==> flow/design.v <==
module cfg_count_stat  #(
    parameter DATA_WIDTH = 1 
)(
    input                     clk,
    input                     rstn,
    input                     rd_count_mode,      
    input                     sample_mode,        
    input                     rd,
    input    [DATA_WIDTH-1:0] data_in,
    input                     data_in_vld,
    input                     wr,                 
    input    [31:0]           wr_data,
    output  reg [31:0]        data_out 
);
reg [31:0] data_tmp;
reg  data_in_r;
always @ (posedge clk)
begin
    if (!rstn)
        data_in_r <= 0;
    else
        data_in_r <= data_in;
end
always @ (posedge clk)
begin
    if (!rstn)
        data_out <= 0;
    else if(rd)begin
        if (sample_mode)
            if (data_in_vld)
                data_out <= data_tmp + data_in;
            else
                data_out <= data_tmp;
        else
            data_out <= data_tmp ;
    end
end
always @ (posedge clk)
begin
    if (!rstn)
        data_tmp <= 0;
    else if (wr)
        data_tmp <= wr_data;
    else if(data_in_vld)begin
        case ({rd,rd_count_mode,sample_mode})
        3'b000: data_tmp <= data_tmp + (data_in && !data_in_r);
        3'b001: data_tmp <= data_tmp + data_in;
        3'b010: data_tmp <= data_tmp + (data_in && !data_in_r);
        3'b011: data_tmp <= data_tmp + data_in;
        3'b100: data_tmp <= 0; 
        3'b101: data_tmp <= 0;
        3'b110: data_tmp <= data_tmp + (data_in && !data_in_r);
        3'b111: data_tmp <= data_tmp + data_in;
        endcase
    end
    else if (rd && !rd_count_mode) begin
        data_tmp <= 0;
    end
end
endmodule
module cfg#(
    parameter ADDR_WIDTH = 32,
    parameter DATA_WIDTH = 32
)(
    input                             clk          ,
    input                             rstn         ,
    input        [ADDR_WIDTH - 1 : 0] addr         ,
    input        [DATA_WIDTH - 1 : 0] wdata        ,
    output  reg  [DATA_WIDTH - 1 : 0] rdata        ,
    output  reg                       rdata_vld    ,
    input                             wr           ,
    input                             rd           ,
    output  reg  [DATA_WIDTH - 1 : 0] addr_0_2     ,
    output  reg  [DATA_WIDTH - 1 : 0] addr_0_3     ,
    output  reg  [DATA_WIDTH - 1 : 0] addr_0_4     ,
    output  reg  [DATA_WIDTH - 1 : 0] addr_1_0     ,
    output  reg  [DATA_WIDTH - 1 : 0] addr_1_1     ,
    output  reg  [DATA_WIDTH - 1 : 0] addr_1_2     ,
    output  reg  [DATA_WIDTH - 1 : 0] addr_1_3     ,
    output  reg  [DATA_WIDTH - 1 : 0] addr_1_4     ,
    input        [DATA_WIDTH - 1 : 0] addr_2_0     ,
    input        [DATA_WIDTH - 1 : 0] addr_2_1     ,
    input        [DATA_WIDTH - 1 : 0] addr_2_2     ,
    input        [DATA_WIDTH - 1 : 0] addr_2_3      
);
localparam  RD_COUNT_MODE_0   = 6'h0  ;   
localparam  SAMPLE_MODE_0   = 6'h1  ;   
localparam  ADDR_0_2   = 6'h2  ;   
localparam  ADDR_0_3   = 6'h3  ;   
localparam  ADDR_0_4   = 6'h4  ;   
localparam  ADDR_1_0   = 6'h10  ;   
localparam  ADDR_1_1   = 6'h11  ;   
localparam  ADDR_1_2   = 6'h12  ;   
localparam  ADDR_1_3   = 6'h13  ;   
localparam  ADDR_1_4   = 6'h14  ;   
localparam  ADDR_2_0   = 6'h20  ;   
localparam  ADDR_2_1   = 6'h21  ;   
localparam  ADDR_2_2   = 6'h22  ;   
localparam  ADDR_2_3   = 6'h23  ;   
reg rd_count_mode;
reg sample_mode;
reg rdata_vld_r ;
reg rd_r;
reg [31:0]  addr_r;
reg [DATA_WIDTH - 1 : 0] addr_2_3_cnt;      
always @ (posedge clk)
begin
    rd_r <= rd ;
    addr_r   <= addr ;
end
always @ (posedge clk)
begin
    rdata_vld_r <= rd ;
    rdata_vld   <= rdata_vld_r ;
end
always @ (posedge clk)
begin
    if (!rstn)begin
        rd_count_mode  <= 1'h0 ;
        sample_mode  <= 1'h0 ;
        addr_0_2  <= 32'h0 ;
        addr_0_3  <= 32'h0 ;
        addr_0_4  <= 32'h0 ;
        addr_1_0  <= 32'h0 ;
        addr_1_1  <= 32'h0 ;
        addr_1_2  <= 32'h0 ;
        addr_1_3  <= 32'h0 ;
        addr_1_4  <= 32'h0 ;
    end
    else if (wr) begin
        case (addr[5:0])
            RD_COUNT_MODE_0 :
                rd_count_mode <= wdata[0] ;
            SAMPLE_MODE_0 :
                sample_mode <= wdata[0] ;
            ADDR_0_2 :
                addr_0_2 <= wdata ;
            ADDR_0_3 :
                addr_0_3 <= wdata ;
            ADDR_0_4 :
                addr_0_4 <= wdata ;
            ADDR_1_0 :
                addr_1_0 <= wdata ;
            ADDR_1_1 :
                addr_1_1 <= wdata ;
            ADDR_1_2 :
                addr_1_2 <= wdata ;
            ADDR_1_3 :
                addr_1_3 <= wdata ;
            ADDR_1_4 :
                addr_1_4 <= wdata ;
        endcase
    end
end
always @ (posedge clk)
begin
    if (!rstn) begin
        rdata <= 32'b0;
    end
    else if (rd_r) begin
        case (addr_r[5:0])
            RD_COUNT_MODE_0:
                rdata <= {31'b0,rd_count_mode};
            SAMPLE_MODE_0:
                rdata <= {31'b0,sample_mode};
            ADDR_0_2:
                rdata <= addr_0_2;
            ADDR_0_3:
                rdata <= addr_0_3;
            ADDR_0_4:
                rdata <= addr_0_4;
            ADDR_1_0:
                rdata <= addr_1_0;
            ADDR_1_1:
                rdata <= addr_1_1;
            ADDR_1_2:
                rdata <= addr_1_2;
            ADDR_1_3:
                rdata <= addr_1_3;
            ADDR_1_4:
                rdata <= addr_1_4;
            ADDR_2_0:
                rdata <= addr_2_0;
            ADDR_2_1:
                rdata <= addr_2_1;
            ADDR_2_2:
                rdata <= addr_2_2;
            ADDR_2_3:
                rdata <= addr_2_3_cnt;
            default :
                rdata <= 32'hf0f0f0f0;
        endcase
    end
end
wire addr_2_3_rd;
assign addr_2_3_rd = (addr[5:0] == ADDR_2_3 ) ? rd : 1'b0;
cfg_count_stat  addr_2_3_stat(
    .clk(clk),
    .rstn(rstn),
    .rd_count_mode(rd_count_mode),
    .sample_mode(sample_mode),
    .rd(addr_2_3_rd),
    .data_in(addr_2_3[0]),
    .data_in_vld(1'b1),
    .wr(wr && (addr[5:0] == ADDR_2_3)),
    .wr_data(wdata),
    .data_out(addr_2_3_cnt) 
);
endmodule
module cfg_test#(
    parameter DATA_WIDTH = 32
)(
    input clk,
    input rstn,
    input        [DATA_WIDTH - 1 : 0] in_0_2     ,
    input        [DATA_WIDTH - 1 : 0] in_0_3     ,
    input        [DATA_WIDTH - 1 : 0] in_0_4     ,
    input        [DATA_WIDTH - 1 : 0] in_1_0     ,
    input        [DATA_WIDTH - 1 : 0] in_1_1     ,
    input        [DATA_WIDTH - 1 : 0] in_1_2     ,
    input        [DATA_WIDTH - 1 : 0] in_1_3     ,
    input        [DATA_WIDTH - 1 : 0] in_1_4     ,
    output       [DATA_WIDTH - 1 : 0] out_2_0     ,
    output       [DATA_WIDTH - 1 : 0] out_2_1     ,
    output       [DATA_WIDTH - 1 : 0] out_2_2     ,
    output       [DATA_WIDTH - 1 : 0] out_2_3      
);
reg [18:0] cnt;
reg [31:0] reg_0_2;
reg [31:0] reg_2_0;
assign out_2_1 = 1'b1;
assign out_2_2 = 1'b0;
assign out_2_0 = reg_2_0;
always @ (posedge clk)
begin
    if (!rstn)
        reg_0_2 <= 0;
    else
        reg_0_2 <= in_0_2;
end
always @ (posedge clk)
begin
    if (!rstn)
        reg_2_0 <= 0;
    else
        reg_2_0 <= reg_0_2 + 1;
end
always @ (posedge clk)
begin
    if (!rstn)
        cnt <= 0;
    else 
        cnt <= cnt +1;
end
assign out_2_3 = (cnt <100) ? 1'b0 :1'b1;
endmodule
module cfg_test_top(
    input clk ,
    input rstn ,
    input        [32 - 1 : 0] addr         ,
    input        [32 - 1 : 0] wdata        ,
    output       [32 - 1 : 0] rdata        ,
    output                    rdata_vld    ,
    input                     wr           ,
    input                     rd            
);
wire [31:0] in_0_2   ;
wire [31:0] in_0_3   ;
wire [31:0] in_0_4   ;
wire [31:0] in_1_0   ;
wire [31:0] in_1_1   ;
wire [31:0] in_1_2   ;
wire [31:0] in_1_3   ;
wire [31:0] in_1_4   ;
wire [31:0] out_2_0  ;
wire [31:0] out_2_1  ;
wire [31:0] out_2_2  ;
wire [31:0] out_2_3  ;
cfg_test cfg_test_u0(
    .clk        ( clk       ),
    .rstn       ( rstn      ),
    .in_0_2     ( in_0_2    ),
    .in_0_3     ( in_0_3    ),
    .in_0_4     ( in_0_4    ),
    .in_1_0     ( in_1_0    ),
    .in_1_1     ( in_1_1    ),
    .in_1_2     ( in_1_2    ),
    .in_1_3     ( in_1_3    ),
    .in_1_4     ( in_1_4    ),
    .out_2_0    ( out_2_0   ),
    .out_2_1    ( out_2_1   ),
    .out_2_2    ( out_2_2   ),
    .out_2_3    ( out_2_3   )  
);
cfg cfg_u0(
    .clk          (clk         ),
    .rstn         (rstn        ),
    .addr         (addr        ),
    .wdata        (wdata       ),
    .rdata        (rdata       ),
    .rdata_vld    (rdata_vld   ),
    .wr           (wr          ),
    .rd           (rd          ),
    .addr_0_2     (in_0_2     ),
    .addr_0_3     (in_0_3     ),
    .addr_0_4     (in_0_4     ),
    .addr_1_0     (in_1_0     ),
    .addr_1_1     (in_1_1     ),
    .addr_1_2     (in_1_2     ),
    .addr_1_3     (in_1_3     ),
    .addr_1_4     (in_1_4     ),
    .addr_2_0     (out_2_0    ),
    .addr_2_1     (out_2_1    ),
    .addr_2_2     (out_2_2    ),
    .addr_2_3     (out_2_3    ) 
);
endmodule
Ticket comment

Tool chain data of cfg_test_top
Module cfg_test_top before and after one edit of its RTL, step after step.
"before" refers to lines of the RTL above, "after" to lines of the edited file.
"delta" is "after" less "before", of the values as shown.
Operators: Yosys type, input widths -> output width; for muxes data width and select width s.
Cell names lack the library's common part.
{"block": "design", "top": "cfg_test_top", "clk_port": "clk", "cell_library": "sky130hd", "corner": "tt_025C_1v80"}

Edit of the RTL
The edit as a unified diff against the file above.
The edit is scripted: it alters the design's behaviour and was not made to optimise anything.
begin of diff
@@ -15,11 +15,5 @@
 reg [31:0] data_tmp;
 reg  data_in_r;
-always @ (posedge clk)
-begin
-    if (!rstn)
-        data_in_r <= 0;
-    else
-        data_in_r <= data_in;
-end
+always @(*) data_in_r = data_in;
 always @ (posedge clk)
 begin
end of diff

Word level
Source: Yosys, flattened and elaborated, memories not mapped. Widths are those after wreduce. Registers that Yosys merges into a memory's read port (data or address) are not register bits. Print and check cells do not count. Equal cells are merged and count once.
{"block": "word_totals", "element": "ff_bits", "before": 446, "after": 445, "delta": -1}
{"block": "word_totals", "element": "latchBits", "before": 0, "after": 0, "delta": 0}
{"block": "word_totals", "element": "ram_bits", "before": 0, "after": 0, "delta": 0}
{"block": "word_totals", "element": "mem_bits_ro", "before": 0, "after": 0, "delta": 0}
{"block": "word_totals", "element": "clocked_rd_ports_x_width", "before": 0, "after": 0, "delta": 0}
{"block": "word_totals", "element": "mem_count", "before": 0, "after": 0, "delta": 0}
{"block": "word_totals", "element": "in_bits", "before": 68, "after": 68, "delta": 0}
{"block": "word_totals", "element": "out_inout_bits", "before": 33, "after": 33, "delta": 0}
{"block": "word_totals", "element": "elab_cells", "before": 80, "after": 77, "delta": -3}
{"block": "classes", "element": "add_sub_neg", "before": 4, "after": 3, "delta": -1}
{"block": "classes", "element": "multipliers", "before": 0, "after": 0, "delta": 0}
{"block": "classes", "element": "div_mod_pow", "before": 0, "after": 0, "delta": 0}
{"block": "classes", "element": "cmp", "before": 1, "after": 1, "delta": 0}
{"block": "classes", "element": "n_eq", "before": 30, "after": 31, "delta": 1}
{"block": "classes", "element": "n_shift", "before": 0, "after": 0, "delta": 0}
{"block": "classes", "element": "n_mux", "before": 6, "after": 6, "delta": 0}
{"block": "classes", "element": "logic", "before": 0, "after": 0, "delta": 0}
{"block": "classes", "element": "n_reduce_logical", "before": 19, "after": 17, "delta": -2}
{"block": "op_table", "operator": "$add 32x1->32", "before": 2, "after": 1, "delta": -1}
{"block": "op_table", "operator": "$logic_and 1x1->1", "before": 2, "after": 1, "delta": -1}
{"block": "op_table", "operator": "$logic_not 1->1", "before": 1, "after": 0, "delta": -1}
{"block": "op_table", "operator": "$pmux 32 s3", "before": 1, "after": 0, "delta": -1}
{"block": "op_table", "operator": "$ne 2x1->1 const B", "before": 0, "after": 1, "delta": 1}
{"block": "op_table", "operator": "$pmux 32 s2", "before": 0, "after": 1, "delta": 1}
Operator kinds equal on both sides are left out: 19.

Logic depth
Longest topological path by Yosys (ltp), each cell counted once; first at word level (registers and memories cut), then after technology mapping (sequential cells cut; the memories' decode and read muxes count).
{"block": "logic_depth", "element": "depth_word", "before": 6, "after": 6, "delta": 0}
{"block": "logic_depth", "element": "abc_area", "before": "0", "after": "0"}
{"block": "logic_depth", "element": "mapped_depth", "before": 11, "after": 9, "delta": -2}

Mapped cells and area
The flow's flattened synthesis, as Yosys stat reports it; memories are mapped. The netlist is that of the ABC_AREA named above (0 if unset); the other value can give another one.
{"block": "types", "cell": "a21oi_1", "before": 284, "after": 334, "delta": 50}
{"block": "types", "cell": "and3_1", "before": 59, "after": 18, "delta": -41}
{"block": "types", "cell": "a22oi_1", "before": 54, "after": 24, "delta": -30}
{"block": "types", "cell": "a211oi_1", "before": 38, "after": 13, "delta": -25}
{"block": "types", "cell": "nor3_1", "before": 30, "after": 5, "delta": -25}
{"block": "types", "cell": "xnor2_1", "before": 45, "after": 23, "delta": -22}
{"block": "types", "cell": "clkbuf_1", "before": 180, "after": 159, "delta": -21}
{"block": "types", "cell": "o21ai_0", "before": 64, "after": 82, "delta": 18}
{"block": "types", "cell": "xor2_1", "before": 33, "after": 51, "delta": 18}
{"block": "types", "cell": "a22o_1", "before": 48, "after": 65, "delta": 17}
{"block": "types", "cell": "a2111oi_0", "before": 17, "after": 0, "delta": -17}
{"block": "types", "cell": "nor2b_1", "before": 4, "after": 21, "delta": 17}
{"block": "types", "cell": "nor2_1", "before": 88, "after": 72, "delta": -16}
{"block": "types", "cell": "nand4_1", "before": 41, "after": 25, "delta": -16}
{"block": "types", "cell": "nor4_1", "before": 25, "after": 9, "delta": -16}
{"block": "types", "cell": "a221o_1", "before": 0, "after": 16, "delta": 16}
{"block": "types", "cell": "a222oi_1", "before": 16, "after": 2, "delta": -14}
{"block": "types", "cell": "a221oi_1", "before": 16, "after": 27, "delta": 11}
Cell types equal on both sides are left out: 5.
The list need not be complete.
{"block": "synth_totals", "element": "cell_count", "before": 2352, "after": 2183, "delta": -169}
{"block": "synth_totals", "element": "mapped_area_um2", "before": 18995.7, "after": 17875.9, "delta": -1119.8}
{"block": "synth_totals", "element": "seqArea_um2", "before": 8928.6, "after": 8908.5, "delta": -20.1}
{"block": "synth_totals", "element": "ff_cells", "before": 446, "after": 445, "delta": -1}
{"block": "synth_totals", "element": "buffers", "before": 218, "after": 184, "delta": -34}
The figures by module come from a second, unflattened synthesis with its own total; it is not the netlist above.
{"block": "unflattened", "element": "hier_cells", "before": 2543, "after": 2480, "delta": -63}
{"block": "unflattened", "element": "hier_area_um2", "before": 20980.1, "after": 20410.8, "delta": -569.3}
Each row is one instance without its submodules.
{"block": "by_module_before", "module": "cfg", "n_inst": 1, "cells": 1609, "area_um2": 13025.0}
{"block": "by_module_before", "module": "cfg_count_stat", "n_inst": 1, "cells": 496, "area_um2": 4045.1}
{"block": "by_module_before", "module": "cfg_test", "n_inst": 1, "cells": 438, "area_um2": 3910.0}
{"block": "by_module_before", "module": "cfg_test_top", "n_inst": 1, "cells": 0, "area_um2": 0.0}
{"block": "by_module_after", "module": "cfg", "n_inst": 1, "cells": 1609, "area_um2": 13025.0}
{"block": "by_module_after", "module": "cfg_test", "n_inst": 1, "cells": 438, "area_um2": 3910.0}
{"block": "by_module_after", "module": "cfg_count_stat", "n_inst": 1, "cells": 433, "area_um2": 3475.8}
{"block": "by_module_after", "module": "cfg_test_top", "n_inst": 1, "cells": 0, "area_um2": 0.0}

Worst setup path after synthesis
Source: OpenSTA report_checks on the synthesized netlist (no wires, ideal clock, input and output delay 20% of the period each), path of least setup slack; recovery checks are left aside. Register names are those of the netlist, which keeps one name where synthesis merged equal registers.
{"block": "synth_path", "element": "path_type", "before": "input-to-reg", "after": "input-to-reg"}
{"block": "synth_path", "element": "start", "before": "input port addr[3]", "after": "input port addr[2]"}
{"block": "synth_path", "element": "end", "before": "register cfg_u0.addr_2_3_stat.data_tmp[23]", "after": "register cfg_u0.addr_2_3_stat.data_tmp[26]"}
{"block": "synth_path", "element": "clock_period_ns", "before": 5.0, "after": 5.0, "delta": 0.0}
{"block": "synth_path", "element": "in_delay_ns", "before": 1.000, "after": 1.000, "delta": 0.000}
{"block": "synth_path", "element": "setup_time_ns", "before": 0.062, "after": 0.069, "delta": 0.007}
{"block": "synth_path", "element": "t_first_pin_ns", "before": 1.000, "after": 1.000, "delta": 0.000}
{"block": "synth_path", "element": "arrival_ns", "before": 2.301, "after": 2.326, "delta": 0.025}
{"block": "synth_path", "element": "t_required_ns", "before": 4.938, "after": 4.931, "delta": -0.007}
{"block": "synth_path", "element": "slack_ns", "before": 2.637, "after": 2.604, "delta": -0.033}
{"block": "synth_path", "element": "delay_ns", "before": 1.363, "after": 1.395, "delta": 0.032}
{"block": "synth_path", "element": "driving_pins", "before": 7, "after": 7, "delta": 0}
{"block": "synth_path", "element": "synth_period_reached_ns", "before": 2.363, "after": 2.396, "delta": 0.033}
"delay_ns" = arrival - input delay + setup time.
"driving_pins" counts driving pins, that of a launching flip-flop among them; a cell with two outputs on the path counts twice.
"synth_period_reached_ns" is the clock period less the worst setup slack; recovery checks do not enter. This is arithmetic on one report: input and output delays are still those of the set period (20% each).
The rows between start and end are the longest chain of elaborated cells between them; the timing report does not say that the signal goes this way. Where chains are equally long, one stands for them.
A line is the first line of the expression or statement that the cell stems from. Yosys adds cells for indexed reads and writes and turns some case tables into memories.
A register here has more assigning lines than the two given.
{"block": "synth_between_before", "cell_sequence": "nor4bb_1 > buf_2 > nand3_1 > nor2_1 > clkbuf_1 > nand2_1 > nand3_1", "elab_chain_len": 6, "cone_cells": 16}
{"block": "synth_rtl_before", "element": "start: declaration", "line": 260, "rtl": "input        [32 - 1 : 0] addr         ,"}
{"block": "synth_rtl_before", "element": "$eq 6x6->1", "line": 196, "rtl": "assign addr_2_3_rd = (addr[5:0] == ADDR_2_3 ) ? rd : 1'b0;"}
{"block": "synth_rtl_before", "element": "$mux 1", "line": 196}
{"block": "synth_rtl_before", "element": "$eq 3x3->1", "line": 45, "rtl": "case ({rd,rd_count_mode,sample_mode})"}
{"block": "synth_rtl_before", "element": "$reduce_or 3->1"}
{"block": "synth_rtl_before", "element": "$pmux 32 s3", "line": 45}
{"block": "synth_rtl_before", "element": "$mux 32", "line": 42, "rtl": "else if (wr)"}
{"block": "synth_rtl_before", "element": "end: assignment", "line": 43, "rtl": "data_tmp <= wr_data;"}
{"block": "synth_rtl_before", "element": "end: assignment", "line": 46, "rtl": "3'b000: data_tmp <= data_tmp + (data_in && !data_in_r);"}
{"block": "synth_rtl_before", "element": "end: declaration", "line": 15, "rtl": "reg [31:0] data_tmp;"}
{"block": "synth_between_after", "cell_sequence": "and4bb_2 > and3b_1 > and3_1 > clkbuf_1 > clkbuf_1 > nand2_1 > o21ai_1", "elab_chain_len": 6, "cone_cells": 17}
{"block": "synth_rtl_after", "element": "start: declaration", "line": 254, "rtl": "input        [32 - 1 : 0] addr         ,"}
{"block": "synth_rtl_after", "element": "$eq 6x6->1", "line": 190, "rtl": "assign addr_2_3_rd = (addr[5:0] == ADDR_2_3 ) ? rd : 1'b0;"}
{"block": "synth_rtl_after", "element": "$mux 1", "line": 190}
{"block": "synth_rtl_after", "element": "$eq 3x3->1", "line": 39, "rtl": "case ({rd,rd_count_mode,sample_mode})"}
{"block": "synth_rtl_after", "element": "$reduce_or 3->1"}
{"block": "synth_rtl_after", "element": "$pmux 32 s2", "line": 39}
{"block": "synth_rtl_after", "element": "$mux 32", "line": 36, "rtl": "else if (wr)"}
{"block": "synth_rtl_after", "element": "end: assignment", "line": 37, "rtl": "data_tmp <= wr_data;"}
{"block": "synth_rtl_after", "element": "end: assignment", "line": 40, "rtl": "3'b000: data_tmp <= data_tmp + (data_in && !data_in_r);"}
{"block": "synth_rtl_after", "element": "end: declaration", "line": 15, "rtl": "reg [31:0] data_tmp;"}

Worst path after layout
From the final timing report of the runs of pair 1: the path of least setup slack in the routed layout; clock arrival at registers is part of the times.
{"block": "layout_path", "element": "path_type", "before": "input-to-reg", "after": "reg-to-reg"}
{"block": "layout_path", "element": "start", "before": "input port addr[0]", "after": "register cfg_test_u0.cnt[2]"}
{"block": "layout_path", "element": "end", "before": "register cfg_u0.addr_2_3_stat.data_tmp[22]", "after": "register cfg_u0.addr_2_3_stat.data_tmp[26]"}
{"block": "layout_path", "element": "clock_period_ns", "before": 5.0, "after": 5.0, "delta": 0.0}
{"block": "layout_path", "element": "in_delay_ns", "before": 1.00}
{"block": "layout_path", "element": "setup_time_ns", "before": 0.08, "after": 0.14, "delta": 0.06}
{"block": "layout_path", "element": "t_first_pin_ns", "before": 1.00, "after": 0.57, "delta": -0.43}
{"block": "layout_path", "element": "arrival_ns", "before": 3.95, "after": 3.61, "delta": -0.34}
{"block": "layout_path", "element": "t_required_ns", "before": 5.49, "after": 5.43, "delta": -0.06}
{"block": "layout_path", "element": "slack_ns", "before": 1.54, "after": 1.82, "delta": 0.28}
{"block": "layout_path", "element": "driving_pins", "before": 7, "after": 10, "delta": 3}
The rows between start and end are the longest chain of elaborated cells between them; the timing report does not say that the signal goes this way. Where chains are equally long, one stands for them.
A register here has more assigning lines than the two given.
{"block": "layout_between_before", "cell_sequence": "clkdlybuf4s50_1 > nor4bb_2 > buf_4 > nand3_1 > nor2_1 > nand2_1 > o21ai_0", "elab_chain_len": 6, "cone_cells": 16}
{"block": "layout_rtl_before", "element": "start: declaration", "line": 260, "rtl": "input        [32 - 1 : 0] addr         ,"}
{"block": "layout_rtl_before", "element": "$eq 6x6->1", "line": 196, "rtl": "assign addr_2_3_rd = (addr[5:0] == ADDR_2_3 ) ? rd : 1'b0;"}
{"block": "layout_rtl_before", "element": "$mux 1", "line": 196}
{"block": "layout_rtl_before", "element": "$eq 3x3->1", "line": 45, "rtl": "case ({rd,rd_count_mode,sample_mode})"}
{"block": "layout_rtl_before", "element": "$reduce_or 3->1"}
{"block": "layout_rtl_before", "element": "$pmux 32 s3", "line": 45}
{"block": "layout_rtl_before", "element": "$mux 32", "line": 42, "rtl": "else if (wr)"}
{"block": "layout_rtl_before", "element": "end: assignment", "line": 43, "rtl": "data_tmp <= wr_data;"}
{"block": "layout_rtl_before", "element": "end: assignment", "line": 46, "rtl": "3'b000: data_tmp <= data_tmp + (data_in && !data_in_r);"}
{"block": "layout_rtl_before", "element": "end: declaration", "line": 15, "rtl": "reg [31:0] data_tmp;"}
{"block": "layout_between_after", "cell_sequence": "dfxtp_1 > o311ai_0 > nand4_1 > ha_1 > ha_1 > nand3_1 > nor4_1 > nor4b_1 > xnor2_1 > o21ai_1", "elab_chain_len": 5, "cone_cells": 5}
{"block": "layout_rtl_after", "element": "start: declaration", "line": 222, "rtl": "reg [18:0] cnt;"}
{"block": "layout_rtl_after", "element": "start: assignment", "line": 245, "rtl": "cnt <= 0;"}
{"block": "layout_rtl_after", "element": "start: assignment", "line": 247, "rtl": "cnt <= cnt +1;"}
{"block": "layout_rtl_after", "element": "$lt 19x7->1", "line": 249, "rtl": "assign out_2_3 = (cnt <100) ? 1'b0 :1'b1;"}
{"block": "layout_rtl_after", "element": "$mux 1", "line": 249}
{"block": "layout_rtl_after", "element": "$add 32x1->32", "line": 47, "rtl": "3'b111: data_tmp <= data_tmp + data_in;"}
{"block": "layout_rtl_after", "element": "$pmux 32 s2", "line": 39, "rtl": "case ({rd,rd_count_mode,sample_mode})"}
{"block": "layout_rtl_after", "element": "$mux 32", "line": 36, "rtl": "else if (wr)"}
{"block": "layout_rtl_after", "element": "end: assignment", "line": 37, "rtl": "data_tmp <= wr_data;"}
{"block": "layout_rtl_after", "element": "end: assignment", "line": 40, "rtl": "3'b000: data_tmp <= data_tmp + (data_in && !data_in_r);"}
{"block": "layout_rtl_after", "element": "end: declaration", "line": 15, "rtl": "reg [31:0] data_tmp;"}

Layout results
Both versions went through the flow (Yosys, OpenROAD) with the same settings in each pair. Constraints: input delay and output delay 20% of the set period each, output load 0.01 pF.
{"block": "settings_pair_1", "CORE_UTILIZATION": 40, "period_ns": 5.0, "CAP_MARGIN": 20, "CORE_MARGIN": 2, "SLEW_MARGIN": 20}
{"block": "measured_pair_1", "element": "synthesis_area_um2", "before": 18995.7, "after": 17875.9, "delta": -1119.8}
{"block": "measured_pair_1", "element": "die_um2", "before": 49248.5, "after": 46397.2, "delta": -2851.3}
{"block": "measured_pair_1", "element": "stdcell_area_um2", "before": 21605.7, "after": 20641.0, "delta": -964.7}
{"block": "measured_pair_1", "element": "utilization_pct", "before": 46.2, "after": 46.8, "delta": 0.6}
{"block": "measured_pair_1", "element": "final_setup_ws_ns", "before": 1.542, "after": 1.818, "delta": 0.276}
{"block": "measured_pair_1", "element": "setupTns_ns", "before": 0.000, "after": 0.000, "delta": 0.000}
{"block": "measured_pair_1", "element": "period_less_ws_ns", "before": 3.458, "after": 3.182, "delta": -0.276}
{"block": "settings_pair_2", "CAP_MARGIN": 0, "CELL_PAD_IN_SITES_GLOBAL_PLACEMENT": 1, "CORE_UTILIZATION": 31, "CTS_CLUSTER_DIAMETER": 104, "GPL_ROUTABILITY_DRIVEN": 0, "GPL_TIMING_DRIVEN": 0, "MAX_ROUTING_LAYER": "met4", "PLACE_DENSITY": 0.57, "SETUP_SLACK_MARGIN": 0.12, "SLEW_MARGIN": 40, "TNS_END_PERCENT": 85, "period_ns": 2.06, "CORE_MARGIN": 2}
{"block": "measured_pair_2", "element": "synthesis_area_um2", "before": 18995.7, "after": 17875.9, "delta": -1119.8}
{"block": "measured_pair_2", "element": "die_um2", "before": 63272.4, "after": 59601.9, "delta": -3670.5}
{"block": "measured_pair_2", "element": "stdcell_area_um2", "before": 25857.3, "after": 23671.5, "delta": -2185.8}
{"block": "measured_pair_2", "element": "utilization_pct", "before": 42.8, "after": 41.3, "delta": -1.5}
{"block": "measured_pair_2", "element": "final_setup_ws_ns", "before": -0.412, "after": -0.157, "delta": 0.255}
{"block": "measured_pair_2", "element": "setupTns_ns", "before": -16.784, "after": -2.933, "delta": 13.851}
{"block": "measured_pair_2", "element": "period_less_ws_ns", "before": 2.472, "after": 2.217, "delta": -0.255}
"period_less_ws_ns" means the clock period less the worst setup slack. The figure is calculated, with input and output delays left at 20% of the set period.
